==> flow/design.v <==
`timescale 1ns / 1ps
module processor(clk,rst,ld,kernel,o_img_re,o_img_addr,i_img_data,
                 o_out_we,o_out_addr,o_out_data,o_complete);
input clk,rst,ld;
input [143:0] kernel;
output o_img_re;
output [16:0] o_img_addr;
input [7:0] i_img_data;
output o_out_we;
output [15:0] o_out_addr;
output [7:0] o_out_data;
output o_complete;
wire pc_ctrl_sig;
wire [31:0] new_pc,o_pc,o_instr;
wire [36:0] WB_DATA;
wire wb_en;
wire [2:0] o_ctrl_alu;
wire o_bse,o_rd_ctrl,o_en;
wire [5:0] o_funct;
wire [4:0] o_shift_amt;
wire [31:0] o_a,o_b,o_b_ex,o_se,o_aluout_ex,o_mem_data,o_aluout_mem;
wire [4:0] o_rd,o_rd_ex,o_rd_mem;
wire [2:0] o_ctrl_mux,o_ctrl_mux_ex;
wire complete;
assign o_complete = complete;
IF    instruction_fetch(clk,rst,ld,kernel,new_pc,pc_ctrl_sig,o_pc,o_instr,complete);
ID    instruction_decode(clk,rst,ld,wb_en,WB_DATA[36:32],WB_DATA[31:0],o_pc,o_instr,o_ctrl_alu,o_bse,o_funct,o_shift_amt,o_a,o_b,o_se,o_rd,o_ctrl_mux,new_pc,pc_ctrl_sig);
EX    execute(clk,rst,ld,o_ctrl_alu,o_bse,o_funct,o_shift_amt,o_a,o_b,o_se,o_rd,o_ctrl_mux,o_ctrl_mux_ex,o_aluout_ex,o_b_ex,o_rd_ex);
ME    memory (clk,rst,ld,o_ctrl_mux_ex,o_aluout_ex,o_rd_ex,o_img_re,o_img_addr,i_img_data,o_rd_ctrl,o_en,o_mem_data,o_aluout_mem,o_rd_mem);
MW    mem_write(o_ctrl_mux_ex,o_aluout_ex,o_b_ex,complete,o_out_we,o_out_addr,o_out_data);
WB    wirte_back(o_rd_ctrl,o_en,o_mem_data,o_aluout_mem,o_rd_mem,WB_DATA,wb_en);
endmodule
`timescale 1ns / 1ps
module p_c(clk,rst,ld,run,ppc,npc);
input clk,rst,ld,run;
input [31:0] ppc;
output reg [31:0] npc;
always @(posedge clk) begin
        if(rst | ld)
            npc <= 0;
        else if(run)
            npc <= ppc;
end
endmodule
module IRAM(mul_1,mul_2,mul_3,mul_4,mul_5,mul_6,mul_7,mul_8,mul_9,pc,instr);
input [15:0] mul_1,mul_2,mul_3,mul_4,mul_5,mul_6,mul_7,mul_8,mul_9;
input [31:0] pc;
output reg [31:0] instr;
localparam AAD   = 6'b000001,
           AADI  = 6'b000010,
           MULI  = 6'b000011,
           SUBI  = 6'b000100,
           BEQ   = 6'b000101,
           JUMP  = 6'b000110,
           STORE = 6'b000111,
           LOAD  = 6'b001000,
           NOOP  = 6'b001001;
localparam REG_0  = 5'b00000,
           REG_1  = 5'b00001,
           REG_2  = 5'b00010,
           REG_3  = 5'b00011,
           REG_4  = 5'b00100,
           REG_5  = 5'b00101,
           REG_6  = 5'b00110,
           REG_7  = 5'b00111,
           REG_8  = 5'b01000,
           REG_9  = 5'b01001,
           REG_10 = 5'b01010,
           REG_11 = 5'b01011,
           REG_12 = 5'b01100,
           REG_13 = 5'b01101,
           REG_14 = 5'b01110,
           REG_15 = 5'b01111,
           REG_16 = 5'b10000,
           REG_17 = 5'b10001,
           REG_18 = 5'b10010,
           REG_19 = 5'b10011,
           REG_20 = 5'b10100,
           REG_21 = 5'b10101,
           REG_22 = 5'b10110,
           REG_23 = 5'b10111,
           REG_24 = 5'b11000,
           REG_25 = 5'b11001,
           REG_26 = 5'b11010,
           REG_27 = 5'b11011,
           REG_28 = 5'b11100,
           REG_29 = 5'b11101,
           REG_30 = 5'b11110,
           REG_31 = 5'b11111;
always @(*) begin
            instr = {NOOP,REG_0 ,REG_0 ,16'b0000_0000_0000_0000};
            case (pc[31:2])
                0 : instr = {AADI,REG_0,REG_1,16'b0000_0000_0000_0000};      
                1 : instr = {AADI,REG_0,REG_2,16'b0000_0000_0000_0000};      
                2 : instr = {AADI,REG_0,REG_3,16'b0000_0000_0000_0000};      
                3 : instr = {AADI,REG_0,REG_4,16'b0000_0000_0000_0000};      
                4 : instr = {AADI,REG_0,REG_5,16'b0000_0000_0000_0000};      
                5 : instr = {AADI,REG_0,REG_6,16'b0000_0000_0000_0000};      
                6 : instr = {AADI,REG_0,REG_7,16'b0000_0000_0000_0000};      
                7 : instr = {AADI,REG_0,REG_8,16'b0000_0000_0000_0000};      
                8 : instr = {AADI,REG_0,REG_9,16'b0000_0000_0000_0000};      
                9 : instr = {AADI,REG_0,REG_10,16'b0000_0000_0000_0000};      
               10 : instr = {AADI,REG_0,REG_25,16'b0000_0000_0000_0000};      
               11 : instr = {AADI,REG_0,REG_26,16'b0000_0001_0000_0000};      
               12 : instr = {AADI,REG_0,REG_27,16'b0000_0000_0000_0000};      
               13 : instr = {AADI,REG_0,REG_28,16'b0000_0000_0000_0000};      
               14 : instr = {AADI,REG_0,REG_29,16'b0000_0000_0000_0000};      
               15 : instr = {AADI,REG_0,REG_30,16'b0000_0000_0000_0000};      
               16 : instr = {AADI,REG_0,REG_31,16'b0000_0000_0000_0000};      
               17 : instr = {NOOP,REG_0 ,REG_0 ,16'b0000_0000_0000_0000};      
               18 : instr = {NOOP,REG_0 ,REG_0 ,16'b0000_0000_0000_0000};      
               19 : instr = {NOOP,REG_0 ,REG_0 ,16'b0000_0000_0000_0000};      
               20 : instr = {NOOP,REG_0 ,REG_0 ,16'b0000_0000_0000_0000};      
               21 : instr = {NOOP,REG_0 ,REG_0 ,16'b0000_0000_0000_0000};      
               22 : instr = {MULI,REG_30,REG_29,16'b0000_0001_0000_0010};      
               23 : instr = {NOOP,REG_0 ,REG_0 ,16'b0000_0000_0000_0000};      
               24 : instr = {NOOP,REG_0 ,REG_0 ,16'b0000_0000_0000_0000};      
               25 : instr = {NOOP,REG_0 ,REG_0 ,16'b0000_0000_0000_0000};      
               26 : instr = {NOOP,REG_0 ,REG_0 ,16'b0000_0000_0000_0000};      
               27 : instr = {NOOP,REG_0 ,REG_0 ,16'b0000_0000_0000_0000};      
               28 : instr = {AAD ,REG_29,REG_31,REG_29,5'b00000,6'b000000};    
               29 : instr = {NOOP,REG_0 ,REG_0 ,16'b0000_0000_0000_0000};      
               30 : instr = {NOOP,REG_0 ,REG_0 ,16'b0000_0000_0000_0000};      
               31 : instr = {NOOP,REG_0 ,REG_0 ,16'b0000_0000_0000_0000};      
               32 : instr = {NOOP,REG_0 ,REG_0 ,16'b0000_0000_0000_0000};      
               33 : instr = {NOOP,REG_0 ,REG_0 ,16'b0000_0000_0000_0000};      
               34 : instr = {AADI,REG_29,REG_28,16'b0000_0001_0000_0010};      
               35 : instr = {AADI,REG_29,REG_27,16'b0000_0010_0000_0100};      
               36 : instr = {LOAD,REG_29,REG_1,16'b0000_0000_0000_0000};       
               37 : instr = {LOAD,REG_29,REG_2,16'b0000_0000_0000_0001};       
               38 : instr = {LOAD,REG_29,REG_3,16'b0000_0000_0000_0010};       
               39 : instr = {LOAD,REG_28,REG_4,16'b0000_0000_0000_0000};       
               40 : instr = {LOAD,REG_28,REG_5,16'b0000_0000_0000_0001};       
               41 : instr = {LOAD,REG_28,REG_6,16'b0000_0000_0000_0010};       
               42 : instr = {LOAD,REG_27,REG_7,16'b0000_0000_0000_0000};       
               43 : instr = {LOAD,REG_27,REG_8,16'b0000_0000_0000_0001};       
               44 : instr = {LOAD,REG_27,REG_9,16'b0000_0000_0000_0010};       
               45 : instr = {MULI,REG_1 ,REG_1,mul_1};                         
               46 : instr = {MULI,REG_2 ,REG_2,mul_2};                         
               47 : instr = {MULI,REG_3 ,REG_3,mul_3};                         
               48 : instr = {MULI,REG_4 ,REG_4,mul_4};                         
               49 : instr = {MULI,REG_5 ,REG_5,mul_5};                         
               50 : instr = {MULI,REG_6 ,REG_6,mul_6};                         
               51 : instr = {MULI,REG_7 ,REG_7,mul_7};                         
               52 : instr = {MULI,REG_8 ,REG_8,mul_8};                         
               53 : instr = {MULI,REG_9 ,REG_9,mul_9};                         
               54 : instr = {AAD ,REG_1 ,REG_2 ,REG_2 ,5'b00000,6'b000000};    
               55 : instr = {AAD ,REG_3 ,REG_4 ,REG_4 ,5'b00000,6'b000000};    
               56 : instr = {AAD ,REG_5 ,REG_6 ,REG_6 ,5'b00000,6'b000000};    
               57 : instr = {AAD ,REG_7 ,REG_8 ,REG_8 ,5'b00000,6'b000000};    
               58 : instr = {NOOP,REG_0 ,REG_0 ,16'b0000_0000_0000_0000};      
               59 : instr = {AAD ,REG_2 ,REG_9 ,REG_2 ,5'b00000,6'b000000};    
               60 : instr = {AAD ,REG_4 ,REG_6 ,REG_4 ,5'b00000,6'b000000};    
               61 : instr = {NOOP,REG_0 ,REG_0 ,16'b0000_0000_0000_0000};      
               62 : instr = {NOOP,REG_0 ,REG_0 ,16'b0000_0000_0000_0000};      
               63 : instr = {NOOP,REG_0 ,REG_0 ,16'b0000_0000_0000_0000};      
               64 : instr = {AAD ,REG_2 ,REG_8 ,REG_2 ,5'b00000,6'b000000};    
               65 : instr = {NOOP,REG_0 ,REG_0 ,16'b0000_0000_0000_0000};      
               66 : instr = {NOOP,REG_0 ,REG_0 ,16'b0000_0000_0000_0000};      
               67 : instr = {NOOP,REG_0 ,REG_0 ,16'b0000_0000_0000_0000};      
               68 : instr = {NOOP,REG_0 ,REG_0 ,16'b0000_0000_0000_0000};      
               69 : instr = {AAD ,REG_4 ,REG_2 ,REG_10 ,5'b00000,6'b000000};    
               70 : instr = {AADI ,REG_31 ,REG_31,16'b0000_0000_0000_0001};    
               71 : instr = {NOOP,REG_0 ,REG_0 ,16'b0000_0000_0000_0000};      
               72 : instr = {NOOP,REG_0 ,REG_0 ,16'b0000_0000_0000_0000};      
               73 : instr = {NOOP,REG_0 ,REG_0 ,16'b0000_0000_0000_0000};      
               74 : instr = {STORE,REG_25,REG_10 ,16'b0000_0000_0000_0000};    
               75 : instr = {AADI ,REG_25 ,REG_25,16'b0000_0000_0000_0001};    
               76 : instr = {BEQ  ,REG_31 ,REG_26,16'b0000_0000_0000_0011};    
               77 : instr = {NOOP,REG_0 ,REG_0 ,16'b0000_0000_0000_0000};      
               78 : instr = {NOOP,REG_0 ,REG_0 ,16'b0000_0000_0000_0000};      
               79 : instr = {JUMP , 26'b00_0000_0000_0000_0000_0001_0101};  
               80 : instr = {NOOP,REG_0 ,REG_0 ,16'b0000_0000_0000_0000};      
               81 : instr = {AADI ,REG_0 ,REG_31 ,16'b0000_0000_0000_0000};    
               82 : instr = {AADI ,REG_30 ,REG_30,16'b0000_0000_0000_0001};    
               83 : instr = {NOOP,REG_0 ,REG_0 ,16'b0000_0000_0000_0000};      
               84 : instr = {NOOP,REG_0 ,REG_0 ,16'b0000_0000_0000_0000};      
               85 : instr = {NOOP,REG_0 ,REG_0 ,16'b0000_0000_0000_0000};      
               86 : instr = {NOOP,REG_0 ,REG_0 ,16'b0000_0000_0000_0000};      
               87 : instr = {BEQ  ,REG_30 ,REG_26,16'b0000_0000_0000_0011};    
               88 : instr = {NOOP,REG_0 ,REG_0 ,16'b0000_0000_0000_0000};      
               89 : instr = {JUMP , 26'b00_0000_0000_0000_0000_0001_0101};  
               90 : instr = {NOOP,REG_0 ,REG_0 ,16'b0000_0000_0000_0000};      
               91 : instr = {NOOP,REG_0 ,REG_0 ,16'b0000_0000_0000_0000};      
               default : instr = {NOOP,REG_0 ,REG_0 ,16'b0000_0000_0000_0000};
            endcase
end
endmodule
module inc_pc(ppc,npc);
input  [31:0] ppc;
output [31:0] npc;
assign npc = ppc + 4;
endmodule
module if_mux(c_sig,inc_pc,jump_addr,pc);
input c_sig;
input [31:0] inc_pc;
input [31:0] jump_addr;
output reg [31:0] pc;
always @(*) begin
       case(c_sig)
             0 : pc = inc_pc;
             1 : pc = jump_addr;
             default : pc = inc_pc;
       endcase
end
endmodule
module IF(clk,rst,ld,kernel,new_pc,pc_ctrl_sig,o_pc,o_instr,comp);
input clk,rst,ld;
input [143:0] kernel;
input [31:0] new_pc;
input pc_ctrl_sig;
output reg [31:0] o_pc,o_instr;
output comp;
localparam NOOP_INSTR = {6'b001001,26'b0};
wire [31:0] ppc,npc,incre_pc;
wire [31:0] instr;
reg complete;
reg run;
reg [15:0] k1,k2,k3,k4,k5,k6,k7,k8,k9;
assign comp = complete;
always @(posedge clk) begin
      if(ld) begin
          k1 <= kernel[15:0];
          k2 <= kernel[31:16];
          k3 <= kernel[47:32];
          k4 <= kernel[63:48];
          k5 <= kernel[79:64];
          k6 <= kernel[95:80];
          k7 <= kernel[111:96];
          k8 <= kernel[127:112];
          k9 <= kernel[143:128];
      end
end
wire at_end = (npc[31:2] == 92);
always @(posedge clk) begin
      if(rst) begin
          run <= 0;
          complete <= 0;
      end
      else if(ld) begin
          run <= 1;
          complete <= 0;
      end
      else if(run & at_end) begin
          run <= 0;
          complete <= 1;
      end
end
p_c    pc(clk,rst,ld,run & ~at_end,ppc,npc);
IRAM   iram(k1,k2,k3,k4,k5,k6,k7,k8,k9,npc,instr);
inc_pc increment_pc(npc,incre_pc);
if_mux IF_mucx(pc_ctrl_sig,incre_pc,new_pc,ppc);
always @(posedge clk) begin
      if(rst | ld) begin
          o_pc <= 0;
          o_instr <= NOOP_INSTR;
      end
      else begin
          o_pc <= incre_pc;
          o_instr <= (run & ~at_end) ? instr : NOOP_INSTR;
      end
end
endmodule
`timescale 1ns / 1ps
module control_unit(opcode,c_sig);
input [5:0] opcode;
output reg [10:0]c_sig;
always @(*) begin
       case(opcode)
           1 : c_sig = 11'b0_0_0_0_0_000_0_0_1;  
           2 : c_sig = 11'b0_1_0_0_1_001_0_0_1;  
           3 : c_sig = 11'b0_1_0_0_1_010_0_0_1;  
           4 : c_sig = 11'b0_1_0_0_1_011_0_0_1;  
           5 : c_sig = 11'b1_0_1_0_0_111_0_0_0;  
           6 : c_sig = 11'b1_0_0_1_0_111_0_0_0;  
           7 : c_sig = 11'b0_1_0_0_1_001_0_1_0;  
           8 : c_sig = 11'b0_1_0_0_1_001_1_0_1;  
           default : c_sig = 11'b0_0_0_0_0_111_0_0_0;  
       endcase
end
endmodule
module sign_extend(in_1,out);
input [15:0] in_1;
output reg [31:0] out;
wire s_bit = in_1[15];
always @(*) begin
       out = {s_bit,{16{1'b0}},in_1[14:0]};
end
endmodule
module branch_npc_add(in_1,in_2,out);
input [31:0] in_1,in_2;
output reg [31:0] out;
always @(*) begin
     if(in_1[31] == in_2[31]) begin
           out[30:0] =   in_1[30:0] + in_2[30:0];
           out[31] = in_1[31];
     end
     else begin
          if(in_1[30:0] > in_2[30:0]) begin
                out[30:0] =   in_1[30:0] - in_2[30:0];
                out[31] = in_1[31];
          end
          else begin
                out[30:0] =   in_2[30:0] - in_1[30:0];
                out[31] = in_2[31];
          end
     end
end
endmodule
module regbank(clk,rs,rt,we,rd,i_data,a,b,comp_sig);
input clk;
input [4:0] rs,rt,rd;
input we;
input [31:0] i_data;
output reg [31:0] a,b;
output comp_sig;
reg [31:0] regs [0:31];
function exists;
input [4:0] n;
begin
      exists = (n >= 1 && n <= 10) || (n >= 25);
end
endfunction
always @(posedge clk) begin
      if(we && exists(rd))
            regs[rd] <= i_data;
end
always @(*) begin
      if(!exists(rs))
            a = 0;
      else if(we && rd == rs)
            a = i_data;
      else
            a = regs[rs];
      if(!exists(rt))
            b = 0;
      else if(we && rd == rt)
            b = i_data;
      else
            b = regs[rt];
end
assign comp_sig = (a == b);
endmodule
module ID(clk,rst,ld,i_we,i_rd,wb,i_pc,i_instr,o_ctrl_alu,o_bse,o_funct,o_shift_amt,o_a,o_b,o_se,o_rd,o_ctrl_mux,new_pc,pc_ctrl_sig);
input clk,rst,ld;
input i_we;
input [4:0]  i_rd;
input [31:0] wb;
input [31:0] i_pc,i_instr;
output reg [2:0] o_ctrl_alu;
output reg o_bse;
output reg [5:0] o_funct;
output reg [4:0] o_shift_amt;
output reg [31:0] o_a,o_b,o_se;
output reg [4:0] o_rd;
output reg [2:0] o_ctrl_mux;
output [31:0] new_pc;
output pc_ctrl_sig;
wire [10:0] c_sig;
wire [31:0] a,b,se,npc_se,npc_branch;
wire [4:0] rd;
wire comp_sig;
control_unit      cu(i_instr[31:26],c_sig);
regbank           reg_bank(clk,i_instr[25:21],i_instr[20:16],i_we,i_rd,wb,a,b,comp_sig);
sign_extend       sig_ext(i_instr[15:0],se);
assign rd = c_sig[9] ?  i_instr[20:16] : i_instr[15:11];
branch_npc_add bna({i_instr[15],{14{1'b0}},i_instr[14:0],2'b00},i_pc[31:0],npc_se);
assign npc_branch = (c_sig[8]&comp_sig) ? npc_se : i_pc[31:0];
assign new_pc = c_sig[7] ? {i_pc[31:28],i_instr[25:0],2'b00} : npc_branch;
assign pc_ctrl_sig = c_sig[10];
always @(posedge clk) begin
    o_ctrl_alu <= c_sig[5:3];
    o_bse <= c_sig[6];
    o_funct <= i_instr[5:0];
    o_shift_amt <= i_instr[10:6];
    o_a <= a;
    o_b <= b;
    o_se <= se;
    o_rd <= rd;
    if(rst | ld)
        o_ctrl_mux <= 3'b000;
    else
        o_ctrl_mux <= {c_sig[2],c_sig[1],c_sig[0]};
end
endmodule
`timescale 1ns / 1ps
module ctrl_alu(c_sig,i_func,i_shift_amt,func,shift_amt);
input [2:0]c_sig;
input [5:0] i_func;
input [4:0] i_shift_amt;
output reg [5:0] func;
output reg [4:0] shift_amt;
always @(*) begin
     shift_amt = i_shift_amt;
     case(c_sig)
          0 : func = i_func;       
          1 : func = 6'b0;         
          2 : func = 6'b000011;    
          3 : func = 6'b000001;    
          default : func = 6'b0;
     endcase
end
endmodule
module alu(func,shiftamt,a,b,o_data);
input [5:0] func;
input [4:0] shiftamt;
input [31:0] a,b;
output reg [31:0] o_data;
always @(*) begin
              o_data = 0;
              case(func)
                   0 : begin
                        if(a[31] == b[31]) begin
                             o_data[30:0] =   a[30:0] + b[30:0];
                             o_data[31] = a[31];
                        end
                       else begin
                            if(a[30:0] > b[30:0]) begin
                                  o_data[30:0] =   a[30:0] - b[30:0];
                                  o_data[31] =     a[31];
                            end
                       else begin
                                  o_data[30:0] =   b[30:0] - a[30:0];
                                  o_data[31] = b[31];
                       end
                  end
                   end
                   1 : o_data = a - b;
                   3 : begin
                         o_data[31]  = a[31]^b[31];
                         o_data[30:0]= a[30:0] * b[30:0];
                   end
                   4 : o_data = b >> shiftamt;
                   5 : o_data = b << shiftamt;
                   6 : o_data = a >> shiftamt;
                   7 : o_data = a << shiftamt;
                   default : o_data = 0;
              endcase
end
endmodule
module EX(clk,rst,ld,i_c_sig,i_bse,i_funct,i_shift_amt,i_a,i_b,i_se,i_rd,i_ctrl_mux,o_ctrl_mux,o_aluout,o_b,o_rd);
input clk,rst,ld;
input [2:0] i_c_sig;
input i_bse;
input [5:0] i_funct;
input [4:0] i_shift_amt;
input [31:0] i_a,i_b,i_se;
input [4:0] i_rd;
input [2:0] i_ctrl_mux;
output reg [2:0]  o_ctrl_mux;
output reg [31:0] o_aluout,o_b;
output reg [4:0]  o_rd;
wire [5:0] func;
wire [4:0] shift_amt;
wire [31:0] b_se,aluout;
ctrl_alu control_alu(i_c_sig,i_funct,i_shift_amt,func,shift_amt);
alu      ALU(func,shift_amt,i_a,b_se,aluout);
assign b_se = i_bse ? i_se : i_b;
always @(posedge clk) begin
      o_aluout   <= aluout;
      o_b        <= i_b;
      o_rd       <= i_rd;
      if(rst | ld)
            o_ctrl_mux <= 3'b000;
      else
            o_ctrl_mux <= i_ctrl_mux;
end
endmodule
`timescale 1ns / 1ps
module ME(clk,rst,ld,i_ctrl_mux_ex,i_aluout_ex,i_rd_ex,o_img_re,o_img_addr,i_img_data,o_rd_ctrl,o_en,o_mem_data,o_aluout_mem,o_rd_mem);
input clk,rst,ld;
input [2:0]  i_ctrl_mux_ex;
input [31:0] i_aluout_ex;
input [4:0]  i_rd_ex;
output o_img_re;
output [16:0] o_img_addr;
input [7:0] i_img_data;
output reg o_rd_ctrl,o_en;
output reg [31:0] o_mem_data,o_aluout_mem;
output reg [4:0] o_rd_mem;
assign o_img_re   = (i_ctrl_mux_ex[2:1] == 2);
assign o_img_addr = i_aluout_ex[16:0];
always @(posedge clk) begin
       o_rd_ctrl <= i_ctrl_mux_ex[2];
       if(rst | ld)
             o_en <= 1'b0;
       else
             o_en <= i_ctrl_mux_ex[0];
       o_mem_data <= {24'b0,i_img_data};
       o_aluout_mem <= i_aluout_ex;
       o_rd_mem <= i_rd_ex;
end
endmodule
module MW(i_ctrl_mux_ex,i_aluout_ex,i_b_ex,complete,o_we,o_addr,o_data);
input [2:0]  i_ctrl_mux_ex;
input [31:0] i_aluout_ex,i_b_ex;
input complete;
output o_we;
output [15:0] o_addr;
output reg [7:0] o_data;
assign o_we   = (i_ctrl_mux_ex[2:1] == 1) & ~complete;
assign o_addr = i_aluout_ex[15:0];
always @(*) begin
          if(i_b_ex[31] == 1)
              o_data = 8'b00000000;
          else if(i_b_ex >= 255)
              o_data = 8'b11111111;
          else
              o_data = i_b_ex[7:0];
end
endmodule
`timescale 1ns / 1ps
module WB(i_rd_ctrl,i_en,i_mem_data,i_aluout_mem,i_rd_mem,WB_DATA,o_we);
input i_rd_ctrl,i_en;
input [31:0] i_mem_data,i_aluout_mem;
input [4:0] i_rd_mem;
output [36:0] WB_DATA;
output o_we;
wire [31:0] data = i_rd_ctrl ? i_mem_data : i_aluout_mem;
assign WB_DATA = {i_rd_mem,data};
assign o_we = i_en;
endmodule
=== Tool chain data of processor ===
The steps from the RTL of processor to its reports follow in flow order.
Line numbers count from 1 in the design file above.
Cell names lack the library's common part.
Not given: n/a

* Top module: processor
* Clock input: clk
* Cell library: sky130hd
* Corner: tt_025C_1v80

=== Word-level counts ===
Source: Yosys, flattened and elaborated, memories not mapped. Widths are those after wreduce. Print and check cells do not count. Equal cells are merged and count once.
Yosys's memory passes give these memory sizes; they may raise the number of words (mostly to a power of two), join words into wider ones and drop unused or constant bits.

* Flip-flop bits (word level): 464
* Memory bits (writable): 1024
* ROM bits: 176
* Clocked read ports x word width: 75
* Memories kept: 2
* Bits of input ports: 155
* Word-level cells: 193

* Add/subtract/negate cells: 8
* $mul: 1
* Order comparisons: 12
* Equality and inequality tests: 71
* Shift operators: 4
* Muxes and demuxes: 33
* Bitwise gates (word level): 11
* Reductions and logical operators: 19

{| class="wikitable"
|+ Memory list
! name !! depth !! width !! read ports !! wr ports !! RTL line !! source
|-
| instruction_decode.reg_bank.regs || 32 || 32 || 2 || 1 || 317 || <nowiki>reg [31:0] regs [0:31];</nowiki>
|-
| (no name shown) || 16 || 11 || 1 || 0 || 269 || <nowiki>case(opcode)</nowiki>
|}

{| class="wikitable"
|+ Operator list
! cell !! number
|-
| 30-bit case mux with 54-bit select || 1
|-
| 31-bit by 31-bit multiplier with 31-bit output || 1
|-
| 30-bit by 6-bit == test with 1-bit output (second input constant) || 26
|-
| 30-bit by 7-bit == test with 1-bit output (second input constant) || 12
|-
| 32-bit two-way mux || 9
|-
| 30-bit by 4-bit == test with 1-bit output (second input constant) || 8
|-
| 31-bit case mux with 7-bit select || 1
|-
| 31-bit two-way mux || 4
|-
| 30-bit by 3-bit == test with 1-bit output (second input constant) || 4
|-
| 30-bit by 5-bit == test with 1-bit output (second input constant) || 3
|-
| 32-bit by 5-bit << shifter with 32-bit output || 2
|-
| 32-bit by 5-bit right shift with 32-bit output || 2
|-
| 32-bit case mux with 2-bit select || 1
|-
| 31-bit subtractor || 2
|-
| 30-bit by 2-bit == test with 1-bit output (second input constant) || 2
|-
| 32-bit by 3-bit adder with 32-bit output (second input constant) || 1
|-
| 32-bit subtractor || 1
|-
| 32-bit == test || 1
|-
| 32-bit by 8-bit greater-or-equal comparator with 1-bit output (second input constant) || 1
|-
| 17-bit by 31-bit adder with 31-bit output || 1
|-
| 17-bit by 31-bit subtractor with 31-bit output || 1
|-
| 17-bit by 31-bit > comparator with 1-bit output || 1
|-
| 31-bit by 17-bit subtractor with 31-bit output || 1
|-
| 31-bit adder || 1
|-
| 31-bit > comparator || 1
|-
| 30-bit by 1-bit == test with 1-bit output (second input constant) || 1
|-
| 30-bit logical NOT || 1
|-
| 6-bit by 3-bit == test with 1-bit output (second input constant) || 4
|}

Not listed: further kinds 28, cells in them 65.

=== Depth ===
Yosys ltp: most cells in a row. Word level: on the elaborated netlist, between registers, memories and ports. Mapped: between sequential cells and ports; inverters and the memories' decode and read muxes count.

* Depth after elaboration: 9
* ABC_AREA: 0
* Depth in mapped cells: 30
* Depth with buffers taken out: 27

=== After synthesis ===
The flow's flattened synthesis, as Yosys stat reports it; memories are mapped. The netlist is that of the ABC_AREA named above (0 if unset); the other value can give another one.
The area totals of this step are shown rounded.

{| class="wikitable"
|+ Cells by type
! cell type !! number !! area in all (um2)
|-
| edfxtp_1 || 1144 || 3.44E+04
|-
| mux4_2 || 457 || 1.03E+04
|-
| fa_1 || 385 || 7.71E+03
|-
| dfxtp_1 || 313 || 6266.01
|-
| mux2i_1 || 366 || 3.66E+03
|-
| ha_1 || 262 || 3.28E+03
|-
| nor2_1 || 591 || 2.22E+03
|-
| nand2_1 || 546 || 2.05E+03
|-
| inv_1 || 492 || 1.85E+03
|-
| a21oi_1 || 286 || 1.43E+03
|-
| xnor2_1 || 161 || 1.41E+03
|-
| o21ai_0 || 233 || 1.17E+03
|-
| clkbuf_1 || 291 || 1.09E+03
|-
| a22oi_1 || 103 || 773.242
|-
| o22ai_1 || 98 || 613.088
|-
| nor2b_1 || 97 || 606.832
|-
| buf_4 || 74 || 555.533
|-
| nor3_1 || 106 || 530.509
|}

Not listed: further types 84, cells in them 1274.

* Standard cells after synthesis: 7279
* Cell area after synthesis: 89000 um2
* Mapped flip-flops: 1457

The figures by module come from a second, unflattened synthesis with its own total; it is not the netlist above.

* Cell total of the unflattened synthesis: 7813
* Area total of the unflattened synthesis: 96000 um2

Each row is one instance without its submodules.

{| class="wikitable"
|+ By module
! module !! times used !! cells !! area (um2) !! sequential area (um2)
|-
| regbank || 1 || 2539 || 48000 || 31000
|-
| alu || 1 || 2963 || 24000 || 0.0
|-
| IF || 1 || 300 || 6200 || 5600
|-
| branch_npc_add || 1 || 762 || 5100 || 0.0
|-
| ID || 1 || 263 || 3500 || 2400
|-
| IRAM || 1 || 393 || 2500 || 0.0
|-
| EX || 1 || 111 || 2000 || 1400
|-
| ME || 1 || 91 || 1300 || 940
|-
| p_c || 1 || 105 || 1200 || 640
|-
| WB || 1 || 42 || 590 || 0.0
|-
| inc_pc || 1 || 83 || 580 || 0.0
|-
| if_mux || 1 || 36 || 540 || 0.0
|-
| MW || 1 || 45 || 310 || 0.0
|-
| control_unit || 1 || 32 || 250 || 0.0
|}

Modules not listed: 3.

=== Timing after synthesis ===
Source: OpenSTA report_checks on the synthesized netlist (no wires, ideal clock, input and output delay 20% of the period each), path of least setup slack; recovery checks are left aside. Register names are those of the netlist, which keeps one name where synthesis merged equal registers.

* Path type: register to register
* Start: reg instruction_decode.o_bse
* End: reg execute.o_aluout[30]
* Period: 11000 ps
* Library setup time: 141 ps
* Launch time at the first pin: 0 ps
* Arrival time: 7657 ps
* Data required time: 10859 ps
* Path slack: 3202 ps
* Path delay: 7798 ps
* Driving pins on the path: 30
* Path buffers: 3
* Synthesis period reached: 7798 ps

"path delay" is the arrival time less input delay plus setup time.
"driving pins on the path" counts driving pins, that of a launching flip-flop among them; a cell with two outputs on the path counts twice.
"synthesis period reached" = period - worst setup slack (recovery checks aside). The figure is calculated, with input and output delays left at 20% of the set period.
The rows between start and end are the longest chain of elaborated cells between them; the timing report does not say that the signal goes this way. Where chains are equally long, one stands for them.
A line is the first line of the expression or statement that the cell stems from. Yosys adds cells for indexed reads and writes and turns some case tables into memories.

* Cell sequence: dfxtp_1 -> buf_1 -> mux2_2 -> clkbuf_1 -> buf_1 -> ha_1 -> inv_1 -> fa_1 -> inv_1 -> fa_1 -> fa_1 -> inv_1 -> fa_1 -> inv_1 -> fa_1 -> inv_1 -> fa_1 -> inv_1 -> fa_1 -> fa_1 -> ha_1 -> a21o_1 -> a21o_1 -> a21oi_1 -> nor3b_1 -> a211oi_1 -> nand2b_1 -> a221oi_1 -> xnor2_1 -> o221ai_1
* Cells in the longest elaborated chain: 5
* Elaborated cells between the ends (all ways): 13
* Source lines of those cells: 11

{| class="wikitable"
|+ Ends and longest elaborated chain, post-synthesis
! item !! RTL line !! source
|-
| start: declaration || 351 || <nowiki>output reg o_bse;</nowiki>
|-
| start: assignment || 373 || <nowiki>o_bse <= c_sig[6];</nowiki>
|-
| 32-bit two-way mux || 458 || <nowiki>assign b_se = i_bse ? i_se : i_b;</nowiki>
|-
| 31-bit subtractor || 423 || <nowiki>o_data[30:0] =   b[30:0] - a[30:0];</nowiki>
|-
| 31-bit two-way mux || 418 || <nowiki>if(a[30:0] > b[30:0]) begin</nowiki>
|-
| 31-bit two-way mux || 413 || <nowiki>if(a[31] == b[31]) begin</nowiki>
|-
| 31-bit case mux with 7-bit select || 411 || <nowiki>case(func)</nowiki>
|-
| end: assignment || 460 || <nowiki>o_aluout   <= aluout;</nowiki>
|-
| end: declaration || 451 || <nowiki>output reg [31:0] o_aluout,o_b;</nowiki>
|}

=== Worst path after layout ===
From the final timing report of record 1: the path of least setup slack in the routed layout; clock arrival at registers is part of the times.
The report prints the path's times to 10 ps; the period is as set.

* Path type: register to register
* Start: reg instruction_decode.o_bse
* End: reg execute.o_aluout[30]
* Period: 9180 ps
* Library setup time: 170 ps
* Launch time at the first pin: 800 ps
* Arrival time: 9310 ps
* Data required time: 9800 ps
* Path slack: 490 ps
* Driving pins on the path: 28
* Path buffers: 3

The rows between start and end are the longest chain of elaborated cells between them; the timing report does not say that the signal goes this way. Where chains are equally long, one stands for them.

* Cell sequence: dfxtp_2 -> buf_4 -> mux2i_2 -> buf_4 -> clkinv_1 -> ha_1 -> fa_1 -> inv_1 -> fa_1 -> inv_1 -> fa_1 -> inv_1 -> fa_1 -> inv_1 -> fa_1 -> fa_1 -> fa_1 -> fa_1 -> ha_1 -> nand2_1 -> nor2_1 -> o21ai_0 -> buf_4 -> a211oi_1 -> nand2b_1 -> a221oi_1 -> xnor2_1 -> o221ai_1
* Cells in the longest elaborated chain: 5
* Elaborated cells between the ends (all ways): 13
* Source lines of those cells: 11

{| class="wikitable"
|+ Ends and longest elaborated chain, post-layout
! item !! RTL line !! source
|-
| start: declaration || 351 || <nowiki>output reg o_bse;</nowiki>
|-
| start: assignment || 373 || <nowiki>o_bse <= c_sig[6];</nowiki>
|-
| 32-bit two-way mux || 458 || <nowiki>assign b_se = i_bse ? i_se : i_b;</nowiki>
|-
| 31-bit subtractor || 423 || <nowiki>o_data[30:0] =   b[30:0] - a[30:0];</nowiki>
|-
| 31-bit two-way mux || 418 || <nowiki>if(a[30:0] > b[30:0]) begin</nowiki>
|-
| 31-bit two-way mux || 413 || <nowiki>if(a[31] == b[31]) begin</nowiki>
|-
| 31-bit case mux with 7-bit select || 411 || <nowiki>case(func)</nowiki>
|-
| end: assignment || 460 || <nowiki>o_aluout   <= aluout;</nowiki>
|-
| end: declaration || 451 || <nowiki>output reg [31:0] o_aluout,o_b;</nowiki>
|}

FLOW RESULTS
============

Design processor on sky130hd. What follows are 3 stored runs of the flow, each under its own settings; their order means nothing. The constraints put input and output delay at 20% of the set period each and load the outputs with 0.01 pF.
By "clock period achieved" is meant the clock period of the run minus its worst setup slack. This is arithmetic on one report: input and output delays are still those of the set period (20% each).
"critical setup path time" = time allowed to the worst setup path (clock period - input delay - output delay, where it has them) - its slack; a late launch clock adds to it, a late capture clock takes from it.
"total power after layout": no workload was simulated; the value follows from the tool's default switching activity.
"critical setup path time" is given in steps of 10 ps.
Values from the reports are rounded here.

=== Record 1 ===
{| class="wikitable"
! Setting !! Value
|-
| CORE_UTILIZATION || 40
|-
| period_ns || 9.18
|-
| CAP_MARGIN || 20
|-
| CORE_MARGIN || 2
|-
| SLEW_MARGIN || 20
|-
! Result !! Value
|-
| Smallest hold slack || 320 ps
|-
| Total power after layout || 15 mW
|-
| Standard-cell area after routing || 100000 um2
|-
| Yosys chip area after synthesis || 89000 um2
|-
| Final design utilization || 0.46
|-
| Setup slack of the critical path || 490 ps
|-
| Clock period achieved || 8685 ps
|-
| Critical setup path time || 8690 ps
|-
| Worst path kind || register to register
|-
| Die footprint || 230000 um2
|}

=== Record 2 ===
{| class="wikitable"
! Setting !! Value
|-
| CAP_MARGIN || 0
|-
| CELL_PAD_IN_SITES_GLOBAL_PLACEMENT || 1
|-
| CORE_UTILIZATION || 39
|-
| CTS_CLUSTER_DIAMETER || 310
|-
| CTS_CLUSTER_SIZE || 14
|-
| GPL_ROUTABILITY_DRIVEN || 0
|-
| GPL_TIMING_DRIVEN || 0
|-
| HOLD_SLACK_MARGIN || 0.28
|-
| MAX_ROUTING_LAYER || met5
|-
| SLEW_MARGIN || 40
|-
| TNS_END_PERCENT || 60
|-
| period_ns || 7.13
|-
| CORE_MARGIN || 2
|-
! Result !! Value
|-
| Smallest hold slack || 320 ps
|-
| Total power after layout || 18 mW
|-
| Standard-cell area after routing || 110000 um2
|-
| Yosys chip area after synthesis || 89000 um2
|-
| Final design utilization || 0.47
|-
| Setup slack of the critical path || -600 ps
|-
| Clock period achieved || 7732 ps
|-
| Critical setup path time || 7730 ps
|-
| Worst path kind || register to register
|-
| Die footprint || 230000 um2
|}

=== Record 3 ===
{| class="wikitable"
! Setting !! Value
|-
| CORE_UTILIZATION || 40
|-
| period_ns || 11.0
|-
| CAP_MARGIN || 20
|-
| CORE_MARGIN || 2
|-
| SLEW_MARGIN || 20
|-
! Result !! Value
|-
| Smallest hold slack || 320 ps
|-
| Total power after layout || 13 mW
|-
| Standard-cell area after routing || 100000 um2
|-
| Yosys chip area after synthesis || 89000 um2
|-
| Final design utilization || 0.46
|-
| Setup slack of the critical path || 1800 ps
|-
| Clock period achieved || 9200 ps
|-
| Critical setup path time || 9200 ps
|-
| Worst path kind || register to register
|-
| Die footprint || 230000 um2
|}
